==> flow/design.v <==
module baud_gen #(
    parameter DIV_WIDTH = 20
)(
    input  wire                 clk,
    input  wire                 rst_n,
    input  wire [DIV_WIDTH-1:0] divisor,
    output reg                  tick_16x
);
    reg [DIV_WIDTH-1:0] counter;
    always @(posedge clk or negedge rst_n) begin
        if (!rst_n) begin
            counter  <= 0;
            tick_16x <= 0;
        end else begin
            if (divisor <= 1) begin
                tick_16x <= 1'b0;
                counter  <= 0;
            end
            else if (counter == divisor - 1) begin
                tick_16x <= 1'b1;
                counter  <= 0;
            end 
            else begin
                tick_16x <= 1'b0;
                counter  <= counter + 1;
            end
        end
    end
endmodule
module sync_fifo #(
    parameter DATA_WIDTH = 8,
    parameter DEPTH      = 16
)(
    input  wire                  clk,
    input  wire                  rst_n,
    input  wire                  wr_en,
    input  wire [DATA_WIDTH-1:0] din,
    input  wire                  rd_en,
    output wire [DATA_WIDTH-1:0] dout,  
    output wire                  full,
    output wire                  empty
);
    localparam PTR_WIDTH = $clog2(DEPTH);
    reg [DATA_WIDTH-1:0] mem [0:DEPTH-1];
    reg [PTR_WIDTH:0]    count;
    reg [PTR_WIDTH-1:0]  wr_ptr, rd_ptr;
    assign dout  = mem[rd_ptr];
    assign full  = (count == DEPTH);
    assign empty = (count == 0);
    always @(posedge clk or negedge rst_n) begin
        if (!rst_n) begin
            count  <= 0;
            wr_ptr <= 0;
            rd_ptr <= 0;
        end else begin
            case ({wr_en && !full, rd_en && !empty})
                2'b10: begin  
                    mem[wr_ptr] <= din;
                    wr_ptr      <= (wr_ptr == DEPTH-1) ? 0 : wr_ptr + 1;
                    count       <= count + 1;
                end
                2'b01: begin  
                    rd_ptr      <= (rd_ptr == DEPTH-1) ? 0 : rd_ptr + 1;
                    count       <= count - 1;
                end
                2'b11: begin  
                    mem[wr_ptr] <= din;
                    wr_ptr      <= (wr_ptr == DEPTH-1) ? 0 : wr_ptr + 1;
                    rd_ptr      <= (rd_ptr == DEPTH-1) ? 0 : rd_ptr + 1;
                end
                default: ; 
            endcase
        end
    end
endmodule
module uart_tx (
    input  wire       clk,
    input  wire       rst_n,
    input  wire       tx_start,     
    input  wire [7:0] din,          
    input  wire       s_tick,
    output reg        tx_busy,     
    output reg        tx
);
    localparam [1:0] IDLE=0, START=1, DATA=2, STOP=3;
    reg [1:0] state, next_state;
    reg [3:0] s_count;
    reg [2:0] n_count;
    reg [7:0] tx_reg;
    always @(posedge clk or negedge rst_n) begin
        if (!rst_n) begin
            state   <= IDLE;
            s_count <= 0;
            n_count <= 0;
            tx_reg  <= 0;
            tx      <= 1'b1;
        end else begin
            state <= next_state;
            case (state)
                IDLE: begin
                    tx <= 1'b1;
                    if (tx_start) begin
                        tx_reg  <= din;
                        s_count <= 0;
                    end
                end
                START: begin
                    tx <= 1'b0;
                    n_count <= 0; 
                    if (s_tick) s_count <= (s_count == 15) ? 0 : s_count + 1;
                end
                DATA: begin
                    tx <= tx_reg[0];  
                    if (s_tick) begin
                        if (s_count == 15) begin
                            s_count <= 0;
                            tx_reg  <= tx_reg >> 1;
                            if (n_count < 7) n_count <= n_count + 1;
                        end else s_count <= s_count + 1;
                    end
                end
                STOP: begin
                    tx <= 1'b1;
                    if (s_tick) begin
                        if (s_count == 15) s_count <= 0;
                        else s_count <= s_count + 1;
                    end
                end
            endcase
        end
    end
    always @(*) begin
        next_state = state;
        tx_busy    = 1'b1; 
        case (state)
            IDLE: begin
                tx_busy = 1'b0; 
                if (tx_start) next_state = START;
            end
            START: if (s_tick && s_count == 15) next_state = DATA;
            DATA:  if (s_tick && s_count == 15 && n_count == 7) next_state = STOP;
            STOP:  if (s_tick && s_count == 15) next_state = IDLE;
        endcase
    end
endmodule
module uart_rx (
    input  wire       clk,
    input  wire       rst_n,
    input  wire       rx,          
    input  wire       s_tick,
    output reg  [7:0] dout,
    output reg        rx_done_tick
);
    localparam [1:0] IDLE=0, START=1, DATA=2, STOP=3;
    reg [1:0] state, next_state;
    reg [3:0] s_count;
    reg [2:0] n_count;
    reg [7:0] rx_reg;
    always @(posedge clk or negedge rst_n) begin
        if (!rst_n) begin
            state   <= IDLE;
            s_count <= 0;
            n_count <= 0;
            rx_reg  <= 0;
            dout    <= 0;
            rx_done_tick <= 0;
        end else begin
            state <= next_state;
            rx_done_tick <= 1'b0;
            case (state)
                IDLE: if (~rx) s_count <= 0;
                START: begin
                    n_count <= 0;  
                    if (s_tick) s_count <= (s_count == 7) ? 0 : s_count + 1;
                end
                DATA: if (s_tick) begin
                    if (s_count == 15) begin
                        s_count <= 0;
                        rx_reg <= {rx, rx_reg[7:1]};
                        if (n_count < 7) n_count <= n_count + 1;
                    end else s_count <= s_count + 1;
                end
                STOP: if (s_tick) begin
                    if (s_count == 15) begin
                         rx_done_tick <= 1'b1;
                         dout <= rx_reg;
                         s_count <= 0;
                    end else s_count <= s_count + 1;
                end
            endcase
        end
    end
    always @(*) begin
        next_state = state;
        case (state)
            IDLE:  if (~rx) next_state = START;
            START: if (s_tick && s_count == 7) next_state = (~rx) ? DATA : IDLE;
            DATA:  if (s_tick && s_count == 15 && n_count == 7) next_state = STOP;
            STOP:  if (s_tick && s_count == 15) next_state = IDLE;
        endcase
    end
endmodule
    module apb_uart (
    input  wire        pclk,
    input  wire        presetn,
    input  wire [31:0] paddr,
    input  wire        psel,
    input  wire        penable,
    input  wire        pwrite,
    input  wire [31:0] pwdata,
    output reg  [31:0] prdata,
    output wire        pready,
    output wire        pslverr,
    output wire        tx_o,
    input  wire        rx_i
);
    initial begin
        if (16 < 2) $error("FIFO DEPTH must be >= 2");
    end
    wire rst_n = presetn; 
    assign pready  = 1'b1;   
    assign pslverr = 1'b0;
    reg rx_sync1, rx_sync2;
    always @(posedge pclk or negedge rst_n) begin
        if (!rst_n) begin
            rx_sync1 <= 1'b1;
            rx_sync2 <= 1'b1;
        end else begin
            rx_sync1 <= rx_i;
            rx_sync2 <= rx_sync1; 
        end
    end
    reg  [19:0] baud_divisor;
    wire        s_tick;
    wire [7:0]  tx_fifo_out, rx_fifo_out, rx_data_raw;
    wire        tx_full, tx_empty, rx_full, rx_empty;
    wire        rx_done_tick;
    wire        uart_tx_busy;
    reg         tx_fifo_rd_en;
    reg         uart_tx_start;
    reg  [7:0]  uart_tx_data_latched;
    wire wr_en = psel & penable & pwrite;
    wire rd_en = psel & penable & ~pwrite;
    wire [3:0] addr = paddr[3:0];
    localparam [1:0] S_TX_IDLE = 0, S_TX_POP = 1, S_TX_START = 2;
    reg [1:0] tx_fsm_state;
    always @(posedge pclk or negedge rst_n) begin
        if (!rst_n) begin
            tx_fsm_state   <= S_TX_IDLE;
            tx_fifo_rd_en  <= 0;
            uart_tx_start  <= 0;
            uart_tx_data_latched <= 0;
        end else begin
            tx_fifo_rd_en <= 0;
            uart_tx_start <= 0;
            case (tx_fsm_state)
                S_TX_IDLE: begin
                    if (!tx_empty && !uart_tx_busy && !uart_tx_start) begin  
                        tx_fifo_rd_en <= 1; 
                        uart_tx_data_latched <= tx_fifo_out;
                        tx_fsm_state <= S_TX_START;
                    end
                end
                S_TX_START: begin
                    uart_tx_start <= 1; 
                    tx_fsm_state  <= S_TX_IDLE;
                end
                default: tx_fsm_state <= S_TX_IDLE;
            endcase
        end
    end
    always @(posedge pclk or negedge rst_n) begin
        if (!rst_n) baud_divisor <= 20'd325;
        else if (wr_en && addr == 4'h08) baud_divisor <= pwdata[19:0];
    end
    always @(*) begin
        prdata = 32'b0;
        case (addr)
            4'h00: prdata = {24'b0, rx_fifo_out}; 
            4'h04: prdata = {30'b0, rx_empty, tx_full};
            4'h08: prdata = {12'b0, baud_divisor};
            default: prdata = 32'b0;
        endcase
    end
    baud_gen #(.DIV_WIDTH(20)) u_baud (
        .clk(pclk), .rst_n(rst_n),
        .divisor(baud_divisor), .tick_16x(s_tick)
    );
    sync_fifo #(.DATA_WIDTH(8), .DEPTH(16)) u_tx_fifo (
        .clk(pclk), .rst_n(rst_n),
        .wr_en(wr_en && (addr == 4'h00)),
        .din(pwdata[7:0]),
        .rd_en(tx_fifo_rd_en), 
        .dout(tx_fifo_out), 
        .full(tx_full), .empty(tx_empty)
    );
    uart_tx u_tx (
        .clk(pclk), .rst_n(rst_n),
        .tx_start(uart_tx_start),
        .din(uart_tx_data_latched),
        .s_tick(s_tick),
        .tx_busy(uart_tx_busy),
        .tx(tx_o)
    );
    sync_fifo #(.DATA_WIDTH(8), .DEPTH(16)) u_rx_fifo (
        .clk(pclk), .rst_n(rst_n),
        .wr_en(rx_done_tick),
        .din(rx_data_raw),
        .rd_en(rd_en && (addr == 4'h00)),
        .dout(rx_fifo_out),
        .full(rx_full), .empty(rx_empty)
    );
    uart_rx u_rx (
        .clk(pclk), .rst_n(rst_n),
        .rx(rx_sync2), 
        .s_tick(s_tick),
        .dout(rx_data_raw),
        .rx_done_tick(rx_done_tick)
    );
endmodule
==> reports on apb_uart <==
---- Tool chain data of apb_uart ----
Each step is given for the RTL above and for the edited RTL.
"unedited" refers to lines of the RTL above, "edited" to lines of the edited file.
"difference": "edited" minus "unedited" as printed here. "rel. change": 100 x difference / "unedited".
Operators carry their Yosys type and port widths (W data, S select, Z words).
A cell with - has no value.
inputs
  top module .............................. apb_uart
  clock input ............................. pclk
  cell library ............................ sky130hd
  timing corner ........................... tt_025C_1v80

---- Edit of the RTL ----
The edit as a unified diff against the file above.
The edit is scripted: it alters the design's behaviour and was not made to optimise anything.
begin of diff
@@ -225,10 +225,9 @@
         if (!rst_n) begin
             rx_sync1 <= 1'b1;
-            rx_sync2 <= 1'b1;
         end else begin
             rx_sync1 <= rx_i;
-            rx_sync2 <= rx_sync1; 
-        end
-    end
+        end
+    end
+    always @(*) rx_sync2 = rx_sync1;
     reg  [19:0] baud_divisor;
     wire        s_tick;
end of diff

---- Elaborated design ----
Source: Yosys, flattened and elaborated. Widths are those after wreduce. Registers that Yosys merges into a memory's read port (data or address) are not register bits. Print and check cells do not count.
bit counts
  what                   unedited  edited  difference  rel. change (%)
  word-level cells       430       429     -1          -0.23
  bits of input ports    70        70      0           0.00
  bits in registers      381       380     -1          -0.26
  output and inout bits  35        35      0           0.00
cells by class
  what                           unedited  edited  difference  rel. change (%)
  add/sub/neg operators          14        14      0           0.00
  bitwise logic cells            4         4       0           0.00
  reduce/logical cells           91        91      0           0.00
  mux-type cells                 126       126     0           0.00
  order comparisons              3         3       0           0.00
  equality and inequality tests  134       134     0           0.00
operators by type and width
  operator               unedited  edited  difference  rel. change (%)
  $mux W8                67        67      0           0.00
  $ne A2 B1 Y1 const B   44        44      0           0.00
  $eq A4 B4 Y1 const B   35        35      0           0.00
  $reduce_and A3 Y1      34        34      0           0.00
  $eq A4 B3 Y1 const B   18        18      0           0.00
  $mux W4                18        18      0           0.00
  $logic_and A1 B1 Y1    14        14      0           0.00
  $mux W2                11        11      0           0.00
  $eq A2 B2 Y1 const B   9         9       0           0.00
  $reduce_bool A2 Y1     9         9       0           0.00
  $eq A4 B2 Y1 const B   8         8       0           0.00
  $mux W1                8         8       0           0.00
  $ne A2 B2 Y1 const B   7         7       0           0.00
  $reduce_and A4 Y1      7         7       0           0.00
  $reduce_or A2 Y1       7         7       0           0.00
  $add A4 B1 Y4 const B  6         6       0           0.00
  $logic_not A1 Y1       6         6       0           0.00
  $mux W3                6         6       0           0.00
  $logic_not A4 Y1       5         5       0           0.00
  $eq A2 B1 Y1 const B   4         4       0           0.00
  $eq A4 B1 Y1 const B   4         4       0           0.00
  $and A1 B1 Y1          3         3       0           0.00
  $logic_not A2 Y1       3         3       0           0.00
  $add A3 B1 Y3 const B  2         2       0           0.00
  $add A5 B1 Y5 const B  2         2       0           0.00
  $eq A3 B3 Y1 const B   2         2       0           0.00
  $eq A5 B5 Y1 const B   2         2       0           0.00
  $logic_not A5 Y1       2         2       0           0.00
The list need not be complete.

---- Logic depth ----
Depth = most cells in a row (Yosys ltp): at word level without a register or memory, in the mapped netlist without a sequential cell, where the memories' decode and read muxes count.
depth
  what                          unedited  edited  difference  rel. change (%)
  depth in word-level cells     8         8       0           0.00
  ABC_AREA                      0         0       -           -
  mapped depth                  13        13      0           0.00
  mapped depth without buffers  13        13      0           0.00

---- Netlist ----
Yosys stat after the flow's synthesis: flattened, memories mapped to cells. It holds for the ABC_AREA given above (unset counts as 0); a run with the other value may have another netlist.
synthesis totals
  what                                 unedited  edited    difference  rel. change (%)
  buffers                              86        92        +6          +6.98
  mapped cells                         1,340     1,339     -1          -0.07
  chip area (Yosys) (sq um)            17,142.7  17,057.6  -85.1       -0.50
  sequential part of the area (sq um)  10,903.0  10,876.7  -26.3       -0.24
  mapped flip-flops                    384       383       -1          -0.26
cell types
  cell type                  unedited  edited  difference  rel. change (%)
  sky130_fd_sc_hd__nand3_1   43        34      -9          -20.93
  sky130_fd_sc_hd__nor3_1    29        38      +9          +31.03
  sky130_fd_sc_hd__o21ai_0   66        74      +8          +12.12
  sky130_fd_sc_hd__a221oi_1  16        24      +8          +50.00
  sky130_fd_sc_hd__nand2_1   123       116     -7          -5.69
  sky130_fd_sc_hd__nor2_2    11        4       -7          -63.64
  sky130_fd_sc_hd__nor3_2    0         6       +6          -
  sky130_fd_sc_hd__clkbuf_1  51        56      +5          +9.80
  sky130_fd_sc_hd__inv_1     38        33      -5          -13.16
  sky130_fd_sc_hd__mux2_2    46        50      +4          +8.70
  sky130_fd_sc_hd__and3_1    21        25      +4          +19.05
  sky130_fd_sc_hd__o221ai_1  7         3       -4          -57.14
  sky130_fd_sc_hd__a222oi_1  18        15      -3          -16.67
  sky130_fd_sc_hd__buf_1     12        15      +3          +25.00
  sky130_fd_sc_hd__or4_1     4         7       +3          +75.00
  sky130_fd_sc_hd__or4_4     4         1       -3          -75.00
  sky130_fd_sc_hd__a211o_1   1         4       +3          +300.00
  sky130_fd_sc_hd__a221o_1   1         4       +3          +300.00
The list need not be complete.
By module: a second synthesis without flattening, with its own total; a netlist apart from the flattened one above.
second synthesis, totals
  what                                  unedited  edited    difference  rel. change (%)
  cells (unflattened synthesis)         1,325     1,324     -1          -0.08
  area (unflattened synthesis) (sq um)  17,485.5  17,459.2  -26.3       -0.15
Each row is one instance without its submodules.
modules, unedited
  module                   seq. area (sq um)  area (sq um)  cells  times used
  sync_fifo                4,169.0            5,888.1       402    2
  baud_gen (DIV_WIDTH=20)  525.5              1,694.1       193    1
  apb_uart                 834.6              1,661.6       116    1
  uart_rx                  701.9              1,239.9       99     1
  uart_tx                  503.0              1,113.6       113    1
modules, edited
  module                   seq. area (sq um)  area (sq um)  cells  times used
  sync_fifo                4,169.0            5,888.1       402    2
  baud_gen (DIV_WIDTH=20)  525.5              1,694.1       193    1
  apb_uart                 808.3              1,635.3       115    1
  uart_rx                  701.9              1,239.9       99     1
  uart_tx                  503.0              1,113.6       113    1

---- Path before layout ----
OpenSTA on the mapped netlist: ideal clock, no wires. The path of least setup slack (recovery checks aside). Input and output delay are each 20% of the period. Register names are those of the netlist, which keeps one name where synthesis merged equal registers.
timing after synthesis
  what                               unedited                      edited                        difference  rel. change (%)
  path kind                          in2reg                        in2reg                        -           -
  start point                        input paddr[1]                input paddr[3]                -           -
  end point                          register u_rx_fifo.mem[2][0]  register u_rx_fifo.mem[2][0]  -           -
  library setup time (ns)            0.383                         0.383                         0.000       -
  input delay (ns)                   1.200                         1.200                         0.000       0.00
  clock period (ns)                  6.0                           6.0                           0.0         0.00
  path buffers                       1                             0                             -1          -100.00
  stages                             8                             8                             0           0.00
  path delay (ns)                    2.832                         2.940                         +0.108      +3.81
  path slack (ns)                    1.967                         1.860                         -0.107      -
  required time (ns)                 5.617                         5.617                         0.000       0.00
  arrival (ns)                       3.649                         3.757                         +0.108      +2.96
  launch time at the first pin (ns)  1.200                         1.200                         0.000       0.00
  synthesis period reached (ns)      4.033                         4.14                          +0.107      +2.65
"path delay" is the arrival time less input delay plus setup time.
"stages": output pins that drive a net of the path, with the launching flip-flop's if there is one; two outputs of one cell count as two.
"synthesis period reached" = period - worst setup slack (recovery checks aside). The figure is calculated, with input and output delays left at 20% of the set period.
The rows between start and end are the longest chain of elaborated cells between them; the timing report does not say that the signal goes this way. Where chains are equally long, one stands for them.
A line is the first line of the expression or statement that the cell stems from. Yosys adds cells for indexed reads and writes and turns some case tables into memories.
unedited: The path ends at the enable pin of a flip-flop; only ways to that pin are counted.
on the way, after synthesis, unedited
  cells stage by stage .................... sky130_fd_sc_hd__nor2_1 > sky130_fd_sc_hd__nand2_1 > sky130_fd_sc_hd__nor4_1 > sky130_fd_sc_hd__ha_1 > sky130_fd_sc_hd__or2_2 > sky130_fd_sc_hd__buf_1 > sky130_fd_sc_hd__nand3_1 > sky130_fd_sc_hd__nor3_1
  length of the longest elaborated chain .. 7
  elaborated cells between the ends (all ways) .. 9
  classes of those cells .................. eq/ne: 3; reduce/logical: 6
ends and longest elaborated chain, after synthesis, unedited
  what                 RTL line  text
  from (decl)          206       input  wire [31:0] paddr,
  $logic_not A4 Y1     309       .rd_en(rd_en && (addr == 4'h00)),
  $logic_and A1 B1 Y1  309
  $logic_and A1 B1 Y1  56        case ({wr_en && !full, rd_en && !empty})
  $eq A2 B2 Y1         56
  $reduce_or A2 Y1     -
  $ne A2 B1 Y1         -
  $reduce_and A3 Y1    -
  to (assign)          58        mem[wr_ptr] <= din;
  to (assign)          67        mem[wr_ptr] <= din;
  to (decl)            44        reg [DATA_WIDTH-1:0] mem [0:DEPTH-1];
edited: The path ends at the enable pin of a flip-flop; only ways to that pin are counted.
on the way, after synthesis, edited
  cells stage by stage .................... sky130_fd_sc_hd__nor4_1 > sky130_fd_sc_hd__nand2_1 > sky130_fd_sc_hd__nor3_1 > sky130_fd_sc_hd__ha_1 > sky130_fd_sc_hd__nor2_1 > sky130_fd_sc_hd__nor2b_1 > sky130_fd_sc_hd__nand2_1 > sky130_fd_sc_hd__nor3_1
  length of the longest elaborated chain .. 7
  elaborated cells between the ends (all ways) .. 9
  classes of those cells .................. eq/ne: 3; reduce/logical: 6
ends and longest elaborated chain, after synthesis, edited
  what                 RTL line  text
  from (decl)          206       input  wire [31:0] paddr,
  $logic_not A4 Y1     308       .rd_en(rd_en && (addr == 4'h00)),
  $logic_and A1 B1 Y1  308
  $logic_and A1 B1 Y1  56        case ({wr_en && !full, rd_en && !empty})
  $eq A2 B2 Y1         56
  $reduce_or A2 Y1     -
  $ne A2 B1 Y1         -
  $reduce_and A3 Y1    -
  to (assign)          58        mem[wr_ptr] <= din;
  to (assign)          67        mem[wr_ptr] <= din;
  to (decl)            44        reg [DATA_WIDTH-1:0] mem [0:DEPTH-1];

---- Worst path after layout ----
From the final timing report of each run of pair A: the path of least setup slack in the routed layout; clock arrival at registers is part of the times.
timing post-layout
  what                               unedited                      edited                        difference  rel. change (%)
  path kind                          reg2out                       reg2out                       -           -
  start point                        register u_rx_fifo.rd_ptr[0]  register u_rx_fifo.rd_ptr[0]  -           -
  end point                          output prdata[7]              output prdata[1]              -           -
  stages                             11                            12                            +1          +9.09
  external output delay (ns)         0.98                          0.98                          0.00        0.00
  arrival (ns)                       3.42                          3.56                          +0.14       +4.09
  launch time at the first pin (ns)  0.54                          0.52                          -0.02       -3.70
  path slack (ns)                    0.49                          0.35                          -0.14       -
  path buffers                       2                             3                             +1          +50.00
  required time (ns)                 3.90                          3.90                          0.00        0.00
  clock period (ns)                  4.88                          4.88                          0.00        0.00
The rows between start and end are the longest chain of elaborated cells between them; the timing report does not say that the signal goes this way. Where chains are equally long, one stands for them.
At most two assigning lines are given for a register; there are more.
on the way, post-layout, unedited
  cells stage by stage .................... sky130_fd_sc_hd__dfrtp_1 > sky130_fd_sc_hd__inv_1 > sky130_fd_sc_hd__ha_1 > sky130_fd_sc_hd__buf_4 > sky130_fd_sc_hd__a222oi_1 > sky130_fd_sc_hd__a21oi_1 > sky130_fd_sc_hd__a211oi_1 > sky130_fd_sc_hd__a21oi_1 > sky130_fd_sc_hd__o221ai_1 > sky130_fd_sc_hd__nand2_1 > sky130_fd_sc_hd__clkdlybuf4s50_1
  length of the longest elaborated chain .. 3
  elaborated cells between the ends (all ways) .. 18
  classes of those cells .................. eq/ne: 15; mux: 2; reduce/logical: 1
ends and longest elaborated chain, post-layout, unedited
  what           RTL line  text
  from (decl)    46        reg [PTR_WIDTH-1:0]  wr_ptr, rd_ptr;
  from (assign)  63        rd_ptr      <= (rd_ptr == DEPTH-1) ? 0 : rd_ptr + 1;
  from (assign)  69        rd_ptr      <= (rd_ptr == DEPTH-1) ? 0 : rd_ptr + 1;
  $eq A4 B4 Y1   47        assign dout  = mem[rd_ptr];
  $pmux W8 S16   47
  $pmux W20 S3   278       case (addr)
  to (decl)      211       output reg  [31:0] prdata,
on the way, post-layout, edited
  cells stage by stage .................... sky130_fd_sc_hd__dfrtp_1 > sky130_fd_sc_hd__inv_1 > sky130_fd_sc_hd__ha_2 > sky130_fd_sc_hd__buf_4 > sky130_fd_sc_hd__nor3_1 > sky130_fd_sc_hd__and2_2 > sky130_fd_sc_hd__a221o_1 > sky130_fd_sc_hd__nor3_1 > sky130_fd_sc_hd__a211o_1 > sky130_fd_sc_hd__a211oi_1 > sky130_fd_sc_hd__buf_4 > sky130_fd_sc_hd__clkdlybuf4s50_1
  length of the longest elaborated chain .. 3
  elaborated cells between the ends (all ways) .. 18
  classes of those cells .................. eq/ne: 15; mux: 2; reduce/logical: 1
ends and longest elaborated chain, post-layout, edited
  what           RTL line  text
  from (decl)    46        reg [PTR_WIDTH-1:0]  wr_ptr, rd_ptr;
  from (assign)  63        rd_ptr      <= (rd_ptr == DEPTH-1) ? 0 : rd_ptr + 1;
  from (assign)  69        rd_ptr      <= (rd_ptr == DEPTH-1) ? 0 : rd_ptr + 1;
  $eq A4 B4 Y1   47        assign dout  = mem[rd_ptr];
  $pmux W8 S16   47
  $pmux W20 S3   277       case (addr)
  to (decl)      211       output reg  [31:0] prdata,

---- Measured runs ----
Runs of the flow (Yosys, OpenROAD) on both versions; the two runs of a pair have the same settings. The constraints put input and output delay at 20% of the set period each and load the outputs with 0.01 pF.
settings, pair A
  CORE_UTILIZATION ........................ 40
  period_ns ............................... 4.88
  CAP_MARGIN .............................. 20
  CORE_MARGIN ............................. 2
  SLEW_MARGIN ............................. 20
final reports, pair A
  what                                    unedited  edited    difference  rel. change (%)
  die outline area (sq um)                44,529.4  44,312.4  -217.0      -0.49
  post-layout utilization                 0.465     0.466     +0.001      -
  power (W)                               0.008416  0.008453  +0.000037   +0.44
  netlist area reported by Yosys (sq um)  17,142.7  17,057.6  -85.1       -0.50
  achieved period (ns)                    4.392     4.534     +0.142      +3.23
  worst setup slack after layout (ns)     0.488     0.346     -0.142      -
settings, pair B
  CELL_PAD_IN_SITES_GLOBAL_PLACEMENT ...... 0
  CORE_ASPECT_RATIO ....................... 1.53
  CORE_UTILIZATION ........................ 50
  GPL_ROUTABILITY_DRIVEN .................. 0
  GPL_TIMING_DRIVEN ....................... 1
  MIN_ROUTING_LAYER ....................... met1
  PLACE_DENSITY ........................... 0.53
  SETUP_SLACK_MARGIN ...................... 0.02
  SLEW_MARGIN ............................. 20
  period_ns ............................... 2.93
  CAP_MARGIN .............................. 20
  CORE_MARGIN ............................. 2
final reports, pair B
  what                                    unedited  edited    difference  rel. change (%)
  die outline area (sq um)                35,816.3  35,642.7  -173.6      -0.48
  post-layout utilization                 0.629     0.63      +0.001      -
  power (W)                               0.014291  0.014125  -0.000166   -1.16
  netlist area reported by Yosys (sq um)  17,142.7  17,057.6  -85.1       -0.50
  achieved period (ns)                    3.392     3.369     -0.023      -0.68
  worst setup slack after layout (ns)     -0.462    -0.439    +0.023      -
"achieved period" means the clock period less the worst setup slack. The figure is calculated, with input and output delays left at 20% of the set period.
"power": no workload was simulated; the value follows from the tool's default switching activity.
